==> flow/design.v <==
module RSA_IP #(parameter WIDTH = 3) (
    IN_P, IN_Q, IN_E,
    OUT_N, OUT_D 
);
input  [WIDTH-1:0]   IN_P, IN_Q;
input  [WIDTH*2-1:0] IN_E;
output [WIDTH*2-1:0] OUT_N, OUT_D;
genvar k ; 
assign OUT_N = IN_P * IN_Q ;
wire [WIDTH*2-2:0] phi_N ;
assign phi_N = (IN_P - 1) * (IN_Q - 1) ;
wire        [WIDTH*2-2:0] r        [0:2*WIDTH-1] ;
wire signed [WIDTH*2-1:0] t        [0:2*WIDTH-1] ;
wire        [4:0]         quotient [0:2*WIDTH-1] ;
assign r[0] = phi_N ;
assign t[0] = 0 ;
assign quotient[0] = 0 ;
assign r[1] = IN_E ;
assign t[1] = 1 ;
assign quotient[1] = 0 ;
generate
	for (k=2 ; k< (2*WIDTH) ; k=k+1) begin : gen_d_level
		assign quotient[k] = r[k-2]  /  r[k-1] ; 
		assign t[k] = (r[k-1] ==1)? t[k-1]         : t[k-2]  - quotient[k] * t[k-1] ;
		assign r[k] = (r[k-1] ==1)? 1 				: r[k-2]  - quotient[k] * r[k-1] ;
	end
endgenerate
assign OUT_D =(t[(2*WIDTH)-1] > 0 ) ? t[(2*WIDTH)-1] : t[(2*WIDTH)-1] + phi_N; 
endmodule
module RSA_TOP (
    clk, rst_n, in_valid,
    in_p, in_q, in_e, in_c,
    out_valid, out_m
);
input clk, rst_n, in_valid;
input [3:0] in_p, in_q;
input [7:0] in_e, in_c;
output reg out_valid;
output reg [7:0] out_m;
parameter WIDTH = 4 ;
parameter ST_IN = 0 ;
parameter ST_OUT = 1 ;  
reg current_state  ;
reg next_state  ;
reg  [WIDTH*2-1:0] c_text , c_wait_1 ;
reg  [WIDTH-1  :0] get_p, get_q ;
reg  [WIDTH*2-1:0] get_e ;
reg  [WIDTH*2-1:0] decrypted_text  ;
reg  [WIDTH*2-1:0] decrypted_text_wait_1  ;
wire [WIDTH*2-1:0] OUT_D, OUT_N ;
reg  [WIDTH*2-1:0] private_D , private_N ;
reg  [2:0] count_number ;
reg  [2:0] count_out ; 
integer i  ;
reg count_1 ;
always@(posedge clk, negedge rst_n)
begin
	if(!rst_n)
		begin
			count_1 <= 'd0 ;
		end
	else if (current_state == ST_IN)
		begin
			if (in_valid) begin
				if(count_1 !=1) 
					count_1 <= count_1 + 'd1 ;
			end
		end
	else
		count_1 <= 'd0 ;
end	
reg [2:0] count_8 ;
always@(posedge clk, negedge rst_n)
begin
	if(!rst_n)
		begin
			count_8 <= 'd0 ;
		end
	else if (current_state == ST_IN)
		begin
			if (in_valid) begin
				count_8 <= count_8 + 'd1 ;
			end
		end
	else if (current_state == ST_OUT)
		begin
			count_8 <= count_8 + 'd1 ;
		end
	else
		count_8 <= 'd0 ;
end
always@(posedge clk, negedge rst_n)
begin
	if(!rst_n)
		begin
			get_e <='d0;
			get_p <='d0;
			get_q <='d0;
		end
	else 
		begin
			if (count_1 == 0)
				begin
					get_e <= in_e ;
					get_p <= in_p ;
					get_q <= in_q ;
				end
		end	
end
always@(posedge clk, negedge rst_n)
begin
	if(!rst_n)
		begin
				c_text <= 'd0;
		end
	else if (current_state == ST_IN)
		begin
			if(in_valid ) 
				c_text <= in_c;
		end
end
always@ (posedge clk , negedge rst_n )begin
	if (!rst_n )begin
		c_wait_1 <= 'd0 ;
	end else begin
		c_wait_1 <= c_text ;
	end
end
always@(posedge clk, negedge rst_n)
begin
	if(!rst_n)begin
			private_D <= 'd0;
			private_N <= 'd0;
	end
	else if (current_state == ST_IN)begin
			if (count_1 == 1)begin
				private_D <= OUT_D;
				private_N <= OUT_N;
			end
	end
end
RSA_IP #(.WIDTH(WIDTH)) U0 ( .IN_P(get_p) , .IN_Q(get_q) , .IN_E(get_e) , .OUT_N (OUT_N) , .OUT_D (OUT_D) )  ; 
wire [WIDTH*2-1:0] a0 , a1  ;
wire [WIDTH*4-1:0] a0_square ;
assign a0 = c_wait_1 % private_N ;	 
assign a0_square = a0*a0 ;  
assign a1 = (a0_square)  % private_N ;	 
reg [WIDTH*2-1:0] pipe_a0 , pipe_a1 ;
always@(posedge clk , negedge rst_n)begin
	if (!rst_n)begin
		pipe_a0    <= 'd0 ;
		pipe_a1    <= 'd0 ;
	end else begin
		pipe_a0 <= a0 ;
		pipe_a1 <= a1 ;
	end
end
wire [WIDTH*2-1:0] a0_a1_value ; 
reg [WIDTH*2-1:0] tmp_1_to_2 ;
wire [WIDTH*2-1:0] a2, a3 ;
wire [WIDTH*4-1:0] pipe_a1_square  ;
wire [WIDTH*4-1:0] a2_square   ;
wire [WIDTH*4-1:0] pipe_a0_mult_a1 ;
assign pipe_a1_square  = (pipe_a1 * pipe_a1) ;
assign pipe_a0_mult_a1 = (pipe_a0 * pipe_a1) ; 
assign a2_square   = (a2      * a2 ) ; 
assign a0_a1_value = (pipe_a0_mult_a1  ) % private_N ; 
assign a2          = (pipe_a1_square   ) % private_N ;
assign a3      = (a2_square    ) % private_N ; 
always@(*)begin
	if (private_D[0] == 1  && private_D[1] == 1)begin
		tmp_1_to_2 = a0_a1_value ;
	end else if (private_D[0] == 1  && private_D[1] == 0)begin
		tmp_1_to_2 = pipe_a0 ;
	end else if (private_D[0] == 0  && private_D[1] == 1)begin
		tmp_1_to_2 = pipe_a1 ;
	end else begin   
		tmp_1_to_2 = 0 ;
	end
end
reg [WIDTH*2-1:0] pipe_a3 , pipe_tmp1 , pipe_a2;
always@(posedge clk , negedge rst_n)begin
	if (!rst_n)begin
		pipe_a3    <= 'd0 ;
		pipe_tmp1  <= 'd0 ;
		pipe_a2    <= 'd0 ;
	end else begin
		pipe_tmp1  <= tmp_1_to_2 ;
		pipe_a3    <= a3 ;
		pipe_a2    <= a2 ; 
	end
end
reg [WIDTH*2-1:0] tmp_2_to_3 ;
wire [WIDTH*2-1:0] a4, a5 ;
wire [WIDTH*4-1:0] pipe_a3_square  ;
wire [WIDTH*4-1:0] tmp_a4_square   ;
assign pipe_a3_square  = (pipe_a3 * pipe_a3 ) ;
assign tmp_a4_square   = (a4  * a4  ) ;
assign a4 = (pipe_a3_square )%private_N ; 
assign a5 = (tmp_a4_square  )%private_N ;
wire [WIDTH*4-1:0] pipe_a2_a3 ;
assign pipe_a2_a3 = pipe_a2 * pipe_a3 ; 
wire [WIDTH*2-1:0] a2_a3_value ;
assign a2_a3_value = pipe_a2_a3% private_N ; 
always@(*)begin
	if (private_D[2] == 1  && private_D[3] == 1)begin
		tmp_2_to_3 = a2_a3_value ;
	end else if (private_D[2] == 1  && private_D[3] == 0)begin
		tmp_2_to_3 = pipe_a2 ;
	end else if (private_D[2] == 0  && private_D[3] == 1)begin
		tmp_2_to_3 = pipe_a3 ;
	end else begin   
		tmp_2_to_3 = 0 ;
	end
end
reg [WIDTH*2-1:0] pipe_a5 , pipe_tmp2_0 , pipe_a4 , pipe_tmp2_1 ;
reg in_valid_3 ; 
always@(posedge clk , negedge rst_n)begin
	if (!rst_n)begin
		pipe_a5        <= 'd0 ;
		pipe_a4        <= 'd0 ;
		pipe_tmp2_0    <= 'd0 ;
		pipe_tmp2_1    <= 'd0 ;
	end else begin
		pipe_a5      <= a5 ;
		pipe_a4      <= a4 ;
		pipe_tmp2_0  <= pipe_tmp1 ; 
		pipe_tmp2_1  <= tmp_2_to_3 ; 
	end
end
reg [WIDTH*2-1:0] tmp_3_to_4_0 , tmp_3_to_4_1 ;
wire [WIDTH*2-1:0] a6 ;
wire [WIDTH*4-1:0] pipe_a5_square ;
assign pipe_a5_square = (pipe_a5 * pipe_a5 ) ;
assign a6     = (pipe_a5_square)%private_N ; 
wire [WIDTH*4-1:0] pipe_a4_a5 ;
assign pipe_a4_a5  = pipe_a4 * pipe_a5 ; 
wire [WIDTH*2-1:0] a4_a5_value ;
assign a4_a5_value = pipe_a4_a5 % private_N ; 
wire [WIDTH*4-1:0] pipe_tmp0_tmp1 ;
assign pipe_tmp0_tmp1 = pipe_tmp2_0 * pipe_tmp2_1 ; 
wire [WIDTH*2-1:0] tmp0_tmp1_value ;
assign tmp0_tmp1_value = pipe_tmp0_tmp1 % private_N ; 
always@(*)begin    
	if (private_D[4] == 1  && private_D[5] == 1)begin
		tmp_3_to_4_0 = a4_a5_value ;
	end else if (private_D[4] == 1  && private_D[5] == 0)begin
		tmp_3_to_4_0 = pipe_a4 ;
	end else if (private_D[4] == 0  && private_D[5] == 1)begin
		tmp_3_to_4_0 = pipe_a5 ;
	end else begin   
		tmp_3_to_4_0 = 0 ;
	end
end
always@(*)begin
	if (pipe_tmp2_0 == 0  && pipe_tmp2_1 == 0)begin
		tmp_3_to_4_1 = 0 ;
	end else if (pipe_tmp2_0 == 0 ) begin
		tmp_3_to_4_1 = pipe_tmp2_1 ;
	end else if (pipe_tmp2_1 == 0)begin
		tmp_3_to_4_1 = pipe_tmp2_0 ;
	end else begin  
		tmp_3_to_4_1 = tmp0_tmp1_value ;
	end
end
reg [WIDTH*2-1:0] pipe_a6 , pipe_tmp3_0 , pipe_tmp3_1 ;
always@(posedge clk , negedge rst_n)begin
	if (!rst_n)begin
		pipe_a6	     <= 'd0 ;
		pipe_tmp3_0  <= 'd0 ;
	 	pipe_tmp3_1  <= 'd0 ; 
	end else begin
		pipe_a6	      <= a6 ;
		pipe_tmp3_0   <= tmp_3_to_4_0 ; 
		pipe_tmp3_1   <= tmp_3_to_4_1 ; 
	end
end
reg [WIDTH*2-1:0] tmp_4_to_5 ; 
wire [WIDTH*4-1:0] pipe_tmp3_0_tmp3_1 ;
assign pipe_tmp3_0_tmp3_1 = pipe_tmp3_0 * pipe_tmp3_1 ;
wire [WIDTH*2-1:0] tmp3_0_tmp3_1_value ;
assign  tmp3_0_tmp3_1_value = pipe_tmp3_0_tmp3_1 % private_N ; 
always@(*)begin
	if (pipe_tmp3_0 == 0  && pipe_tmp3_1 == 0)begin
		tmp_4_to_5 = 0 ;
	end else if (pipe_tmp3_0 == 0 ) begin
		tmp_4_to_5 = pipe_tmp3_1 ;
	end else if (pipe_tmp3_1 == 0)begin
		tmp_4_to_5 = pipe_tmp3_0 ;
	end else begin  
		tmp_4_to_5 = tmp3_0_tmp3_1_value ;
	end
end
reg [WIDTH*2-1:0] pipe_tmp5_0, pipe_tmp5_1 ;
always@(posedge clk , negedge rst_n)begin
	if (!rst_n)begin
		pipe_tmp5_0 <= 'd0 ;
		pipe_tmp5_1 <= 'd0 ;
	end else begin
		pipe_tmp5_0 <= pipe_a6 ;
		pipe_tmp5_1 <= tmp_4_to_5 ; 
	end
end
reg [WIDTH*2-1:0] tmp_5_to_6 ; 
wire [WIDTH*4-1:0] pipe_tmp5_0_tmp5_1 ;
assign pipe_tmp5_0_tmp5_1 = pipe_tmp5_0 * pipe_tmp5_1 ;
wire [WIDTH*2-1:0] tmp5_0_tmp5_1_value ;
assign tmp5_0_tmp5_1_value = pipe_tmp5_0_tmp5_1 % private_N ; 
always@(*)begin
	if (private_D[6] == 0  && pipe_tmp5_1 == 0)begin
		tmp_5_to_6 = 0 ;
	end else if (private_D[6] == 0 ) begin
		tmp_5_to_6 = pipe_tmp5_1 ;
	end else if (pipe_tmp5_1 == 0)begin
		tmp_5_to_6 = pipe_tmp5_0 ;
	end else begin  
		tmp_5_to_6 = tmp5_0_tmp5_1_value ;
	end
end
always@(posedge clk , negedge rst_n)begin
	if (!rst_n)begin
		decrypted_text <= 'd0 ;
	end else begin
		decrypted_text <= tmp_5_to_6 ; 
	end
end
always@(posedge clk , negedge rst_n)
begin
	if(!rst_n)
		begin
			out_valid <= 'd0; 
			out_m     <= 'd0; 
		end
	else if (current_state == ST_OUT)
		begin
			out_valid <= 'd1 ;
			out_m	  <= decrypted_text ;
		end
	else 
		begin
			out_valid <= 'd0 ;
			out_m	  <= 'd0 ;
		end
end
always@ (posedge clk , negedge rst_n)
begin
	if (!rst_n ) begin
		current_state <= ST_IN ;
	end else begin
		current_state <= next_state ;
	end
end
always@(*)begin
	case(current_state)
		ST_IN : begin
				if (count_8 == 7 )
					next_state = ST_OUT ; 
				else 
					next_state = ST_IN ; 
		end
		ST_OUT : begin
				if (count_8 == 7)
					next_state = ST_IN ;
				else 
					next_state = ST_OUT ; 
		end
		default : next_state = ST_IN ; 
	endcase
end
endmodule
Reports on RSA_TOP
The steps from the RTL of RSA_TOP to its reports follow in flow order.
Lines are those of the file above, counted from 1.
Cell names lack the library's common part.
{"block": "design", "top_module": "RSA_TOP", "clock": "clk", "cell_library": "sky130hd", "lib_corner": "tt_025C_1v80"}

Elaborated design
Source: Yosys, flattened and elaborated. Widths are those after wreduce. Registers that Yosys merges into a memory's read port (data or address) are not register bits. Print and check cells do not count. Equal cells are merged and count once.
{"block": "bits", "ff_bits": 180, "out_inout_bits": 9}
{"block": "op_classes", "add_sub_neg": 16, "n_mul": 24, "div": 19, "n_cmp": 1, "equal": 7, "n_mux": 40, "logic": 8, "reduce_logical": 20}
{"block": "op_table", "op": "16-bit by 8-bit remainder unit with 16-bit output", "n": 12}
{"block": "op_table", "op": "8-bit by 8-bit multiplier with 16-bit output", "n": 12}
{"block": "op_table", "op": "32-bit by 32-bit multiplier with 7-bit output", "n": 1}
{"block": "op_table", "op": "7-bit by 7-bit divider with 7-bit output", "n": 6}
{"block": "op_table", "op": "5-bit by 8-bit multiplier with 8-bit output", "n": 5}
{"block": "op_table", "op": "8-bit 2-to-1 mux", "n": 25}
{"block": "op_table", "op": "5-bit by 7-bit multiplier with 7-bit output", "n": 5}
{"block": "op_table", "op": "8-bit by 8-bit remainder unit with 8-bit output", "n": 1}
{"block": "op_table", "op": "7-bit by 1-bit equality test with 1-bit output (second input constant)", "n": 6}
{"block": "op_table", "op": "7-bit 2-to-1 mux", "n": 6}
{"block": "op_table", "op": "8-bit logical NOT", "n": 5}
{"block": "op_table", "op": "7-bit subtractor", "n": 5}
{"block": "op_table", "op": "4-bit by 4-bit multiplier with 8-bit output", "n": 1}
{"block": "op_table", "op": "8-bit subtractor", "n": 4}
{"block": "op_table", "op": "1-bit logical AND", "n": 12}
{"block": "op_table", "op": "4-bit by 1-bit subtractor with 5-bit output (second input constant)", "n": 2}
{"block": "op_table", "op": "1-bit by 8-bit subtractor with 8-bit output (first input constant)", "n": 1}
{"block": "op_table", "op": "1-bit inverter", "n": 8}
{"block": "op_table", "op": "8-bit by 1-bit > comparator with 1-bit output (second input constant)", "n": 1}
{"block": "op_table", "op": "7-bit adder", "n": 1}
{"block": "op_table", "op": "1-bit by 5-bit subtractor with 6-bit output (first input constant)", "n": 1}
{"block": "op_table", "op": "3-bit 2-to-1 mux", "n": 2}
{"block": "op_table", "op": "1-bit 2-to-1 mux", "n": 6}
{"block": "op_table", "op": "2-bit AND reduction", "n": 2}
{"block": "op_table", "op": "3-bit by 1-bit adder with 3-bit output (second input constant)", "n": 1}
{"block": "op_table", "op": "3-bit equality test (second input constant)", "n": 1}
{"block": "op_table", "op": "2-bit nonzero test", "n": 1}
{"block": "op_table", "op": "1-bit case mux with 2-bit select", "n": 1}
{"block": "op_table", "op": "1-bit adder (second input constant)", "n": 1}

Depth
Depth = most cells in a row (Yosys ltp): at word level without a register or memory, in the mapped netlist without a sequential cell, where the memories' decode and read muxes count.
{"block": "logic_depth", "word_depth": 28, "abc_area": 0, "ltp_mapped": 428, "ltp_nobuf": 405}

After synthesis
The flow's flattened synthesis, as Yosys stat reports it; memories are mapped. The netlist is that of the ABC_AREA named above (0 if unset); the other value can give another one.
Totals and module areas in this step are rounded.
{"block": "types", "type": "ha_1", "n": 1973, "type_area_um2": 2.47E+04}
{"block": "types", "type": "fa_1", "n": 527, "type_area_um2": 1.06E+04}
{"block": "types", "type": "o21a_1", "n": 839, "type_area_um2": 6.3E+03}
{"block": "types", "type": "nand2_1", "n": 1307, "type_area_um2": 4.91E+03}
{"block": "types", "type": "dfrtp_1", "n": 180, "type_area_um2": 4504.32}
{"block": "types", "type": "nor2_1", "n": 1149, "type_area_um2": 4.31E+03}
{"block": "types", "type": "xnor2_1", "n": 481, "type_area_um2": 4212.79}
{"block": "types", "type": "inv_1", "n": 1091, "type_area_um2": 4.1E+03}
{"block": "types", "type": "nor3_1", "n": 807, "type_area_um2": 4.04E+03}
{"block": "types", "type": "mux2_2", "n": 326, "type_area_um2": 3.67E+03}
{"block": "types", "type": "o21ai_0", "n": 702, "type_area_um2": 3513.37}
{"block": "types", "type": "a21oi_1", "n": 665, "type_area_um2": 3.33E+03}
{"block": "types", "type": "o31ai_1", "n": 375, "type_area_um2": 2815.2}
{"block": "types", "type": "a21o_1", "n": 342, "type_area_um2": 2.57E+03}
{"block": "types", "type": "and2_1", "n": 329, "type_area_um2": 2.06E+03}
{"block": "types", "type": "xor2_1", "n": 229, "type_area_um2": 2.01E+03}
{"block": "types", "type": "mux2i_1", "n": 189, "type_area_um2": 1.89E+03}
{"block": "types", "type": "nand2b_1", "n": 215, "type_area_um2": 1345.04}
Other cell types: 121; their cells: 2209.
{"block": "mapped", "mapped_cells": 13935, "yosys_area_um2": 106000, "sequential_area_um2": 4500, "ffs": 180, "n_buf": 347}
By module: a second synthesis without flattening, with its own total; a netlist apart from the flattened one above.
{"block": "hier_totals", "hier_cells": 14178, "area_unflattened_um2": 108000}
Each row is one instance without its submodules.
{"block": "modules", "module": "RSA_TOP", "instances": 1, "n_cells": 11697, "area_um2": 89000}
{"block": "modules", "module": "RSA_IP #(WIDTH=4)", "instances": 1, "n_cells": 2481, "area_um2": 18600}

Timing after synthesis
OpenSTA on the mapped netlist: ideal clock, no wires. The path of least setup slack (recovery checks aside). Input and output delay are each 20% of the period. Register names are those of the netlist, which keeps one name where synthesis merged equal registers.
{"block": "synth_timing", "path_type": "reg2reg", "startpoint": "register get_q[0]", "endpoint": "register private_D[1]", "tclk_ns": 90.0, "launch_ns": 0.000, "arrival_ns": 79.550, "required_time_ns": 89.874, "setup_slack_ns": 10.324, "delay_ns": 79.676, "path_stages": 389, "path_buffers": 28, "synth_period_reached_ns": 79.676}
"delay_ns" = arrival - input delay + setup time.
"path_stages": output pins that drive a net of the path, with the launching flip-flop's if there is one; two outputs of one cell count as two.
"synth_period_reached_ns" = period - worst setup slack (recovery checks aside). The figure is calculated, with input and output delays left at 20% of the set period.
Between the ends stands the longest chain of elaborated cells between them, by number of cells; it is not shown to be the way that was timed. Of several equally long chains one is given.
A line is the first line of the expression or statement that the cell stems from. Yosys adds cells for indexed reads and writes and turns some case tables into memories.
{"block": "synth_between", "cell_sequence": "dfrtp_1 > clkbuf_1 > inv_1 > ha_1 > xnor2_1 > or2_2 > fa_1 > inv_1 > ha_1 > fa_1 > fa_1 > ha_1 > a21oi_1 > xnor2_1 > xnor2_1 > xnor2_1 > ha_1 > a21oi_1 > (+353 left out) > nand2b_1 > a21oi_1 > clkbuf_1 > nand2b_1 > fa_1 > inv_1 > fa_1 > fa_1 > inv_1 > ha_1 > or2_2 > a21oi_1 > a31oi_1 > xnor3_1 > mux2i_1 > or4_1 > clkbuf_1 > a221o_1", "elab_chain_cells": 28}
{"block": "synth_rtl", "item": "start, declared", "line": 46, "text": "reg  [WIDTH-1  :0] get_p, get_q ;"}
{"block": "synth_rtl", "item": "start, assigned", "line": 98, "text": "get_q <='d0;"}
{"block": "synth_rtl", "item": "start, assigned", "line": 106, "text": "get_q <= in_q ;"}
{"block": "synth_rtl", "item": "4-bit by 1-bit subtractor with 5-bit output", "line": 11, "text": "assign phi_N = (IN_P - 1) * (IN_Q - 1) ;"}
{"block": "synth_rtl", "item": "32-bit by 32-bit multiplier with 7-bit output", "line": 11}
{"block": "synth_rtl", "item": "7-bit by 7-bit divider with 7-bit output", "line": 23, "text": "assign quotient[k] = r[k-2] / r[k-1] ;"}
{"block": "synth_rtl", "item": "5-bit by 7-bit multiplier with 7-bit output", "line": 25, "text": "assign r[k] = (r[k-1] ==1)? 1 : r[k-2] - quotient[k] * r[k-1] ;"}
{"block": "synth_rtl", "item": "7-bit subtractor", "line": 25}
{"block": "synth_rtl", "item": "7-bit 2-to-1 mux", "line": 25}
{"block": "synth_rtl", "item": "7-bit by 7-bit divider with 7-bit output", "line": 23}
{"block": "synth_rtl", "item": "(+14 left out)"}
{"block": "synth_rtl", "item": "7-bit 2-to-1 mux", "line": 25}
{"block": "synth_rtl", "item": "7-bit by 7-bit divider with 7-bit output", "line": 23}
{"block": "synth_rtl", "item": "5-bit by 8-bit multiplier with 8-bit output", "line": 24, "text": "assign t[k] = (r[k-1] ==1)? t[k-1] : t[k-2] - quotient[k] * t[k-1] ;"}
{"block": "synth_rtl", "item": "8-bit subtractor", "line": 24}
{"block": "synth_rtl", "item": "8-bit 2-to-1 mux", "line": 24}
{"block": "synth_rtl", "item": "7-bit adder", "line": 28, "text": "assign OUT_D =(t[(2*WIDTH)-1] > 0 ) ? t[(2*WIDTH)-1] : t[(2*WIDTH)-1] + phi_N;"}
{"block": "synth_rtl", "item": "7-bit 2-to-1 mux", "line": 28}
{"block": "synth_rtl", "item": "end, assigned", "line": 132, "text": "private_D <= 'd0;"}
{"block": "synth_rtl", "item": "end, assigned", "line": 137, "text": "private_D <= OUT_D;"}

Worst path after layout
Path of least setup slack in the final report of stored run 1 (OpenROAD, finished layout, wires in). Where an end is a register, its clock arrival counts in the times.
{"block": "layout_timing", "path_type": "reg2reg", "startpoint": "register get_q[0]", "endpoint": "register private_D[3]", "tclk_ns": 120.0, "launch_ns": 0.57, "arrival_ns": 89.36, "required_time_ns": 120.46, "setup_slack_ns": 31.10, "path_stages": 382, "path_buffers": 13}
Between the ends stands the longest chain of elaborated cells between them, by number of cells; it is not shown to be the way that was timed. Of several equally long chains one is given.
{"block": "layout_between", "cell_sequence": "dfrtp_1 > inv_1 > ha_1 > xnor2_1 > or2_2 > fa_1 > inv_1 > ha_1 > fa_1 > fa_1 > ha_1 > a21oi_1 > xnor2_1 > xnor2_1 > xnor2_1 > ha_1 > a21oi_1 > a21oi_1 > (+346 left out) > o21ai_0 > nand2b_1 > a21oi_1 > or2_2 > fa_1 > inv_1 > fa_1 > fa_1 > inv_1 > ha_1 > and3_1 > a21oi_1 > a31oi_1 > xnor3_1 > mux2i_1 > or4_1 > mux2i_1 > o21ai_0", "elab_chain_cells": 28}
{"block": "layout_rtl", "item": "start, declared", "line": 46, "text": "reg  [WIDTH-1  :0] get_p, get_q ;"}
{"block": "layout_rtl", "item": "start, assigned", "line": 98, "text": "get_q <='d0;"}
{"block": "layout_rtl", "item": "start, assigned", "line": 106, "text": "get_q <= in_q ;"}
{"block": "layout_rtl", "item": "4-bit by 1-bit subtractor with 5-bit output", "line": 11, "text": "assign phi_N = (IN_P - 1) * (IN_Q - 1) ;"}
{"block": "layout_rtl", "item": "32-bit by 32-bit multiplier with 7-bit output", "line": 11}
{"block": "layout_rtl", "item": "7-bit by 7-bit divider with 7-bit output", "line": 23, "text": "assign quotient[k] = r[k-2] / r[k-1] ;"}
{"block": "layout_rtl", "item": "5-bit by 7-bit multiplier with 7-bit output", "line": 25, "text": "assign r[k] = (r[k-1] ==1)? 1 : r[k-2] - quotient[k] * r[k-1] ;"}
{"block": "layout_rtl", "item": "7-bit subtractor", "line": 25}
{"block": "layout_rtl", "item": "7-bit 2-to-1 mux", "line": 25}
{"block": "layout_rtl", "item": "7-bit by 7-bit divider with 7-bit output", "line": 23}
{"block": "layout_rtl", "item": "(+14 left out)"}
{"block": "layout_rtl", "item": "7-bit 2-to-1 mux", "line": 25}
{"block": "layout_rtl", "item": "7-bit by 7-bit divider with 7-bit output", "line": 23}
{"block": "layout_rtl", "item": "5-bit by 8-bit multiplier with 8-bit output", "line": 24, "text": "assign t[k] = (r[k-1] ==1)? t[k-1] : t[k-2] - quotient[k] * t[k-1] ;"}
{"block": "layout_rtl", "item": "8-bit subtractor", "line": 24}
{"block": "layout_rtl", "item": "8-bit 2-to-1 mux", "line": 24}
{"block": "layout_rtl", "item": "7-bit adder", "line": 28, "text": "assign OUT_D =(t[(2*WIDTH)-1] > 0 ) ? t[(2*WIDTH)-1] : t[(2*WIDTH)-1] + phi_N;"}
{"block": "layout_rtl", "item": "7-bit 2-to-1 mux", "line": 28}
{"block": "layout_rtl", "item": "end, assigned", "line": 132, "text": "private_D <= 'd0;"}
{"block": "layout_rtl", "item": "end, assigned", "line": 137, "text": "private_D <= OUT_D;"}

## Implementation results

RSA_TOP through Yosys and OpenROAD on sky130hd: 3 stored runs, unordered, with their settings and measured results. The constraints put input and output delay at 20% of the set period each and load the outputs with 0.01 pF.
Values from the reports are rounded here.

{"run": "stored run 1", "settings": { "CORE_ASPECT_RATIO": 0.89, "CORE_MARGIN": 10, "CORE_UTILIZATION": 33, "CTS_CLUSTER_DIAMETER": 34, "GPL_TIMING_DRIVEN": 1, "MAX_ROUTING_LAYER": "met4", "MIN_ROUTING_LAYER": "met1", "PLACE_DENSITY": 0.5, "SLEW_MARGIN": 5, "TNS_END_PERCENT": 75, "period_ns": 120.0, "CAP_MARGIN": 20 }, "results": { "timing.setup.tns_ns": 0.000, "worst_setup_slack_ns": 31.1, "timing.hold.ws_ns": 0.352, "post_synth_area_um2": 106000, "cell_area_final_um2": 113000, "fin_util_pct": 35.1, "die_area_um2": 345000 }}
{"run": "stored run 2", "settings": { "CAP_MARGIN": 40, "CORE_ASPECT_RATIO": 0.89, "CORE_MARGIN": 10, "CORE_UTILIZATION": 25, "CTS_CLUSTER_DIAMETER": 34, "GPL_TIMING_DRIVEN": 1, "MAX_ROUTING_LAYER": "met4", "MIN_ROUTING_LAYER": "met2", "PLACE_DENSITY_LB_ADDON": 0.11, "SLEW_MARGIN": 5, "TNS_END_PERCENT": 75, "period_ns": 120.0 }, "results": { "post_synth_area_um2": 106000, "fin_util_pct": 27.3, "timing.setup.tns_ns": 0.000, "die_area_um2": 452000, "timing.hold.ws_ns": 0.349, "worst_setup_slack_ns": 27.6, "cell_area_final_um2": 116000 }}
{"run": "stored run 3", "settings": { "ABC_AREA": 1, "CELL_PAD_IN_SITES_DETAIL_PLACEMENT": 1, "CELL_PAD_IN_SITES_GLOBAL_PLACEMENT": 1, "CTS_CLUSTER_SIZE": 31, "SLEW_MARGIN": 40, "period_ns": 98.2, "CAP_MARGIN": 20, "CORE_MARGIN": 2, "CORE_UTILIZATION": 40 }, "results": { "timing.setup.tns_ns": 0.000, "die_area_um2": 268000, "post_synth_area_um2": 105000, "worst_setup_slack_ns": 11.3, "cell_area_final_um2": 110000, "fin_util_pct": 42.1, "timing.hold.ws_ns": 0.356 }}
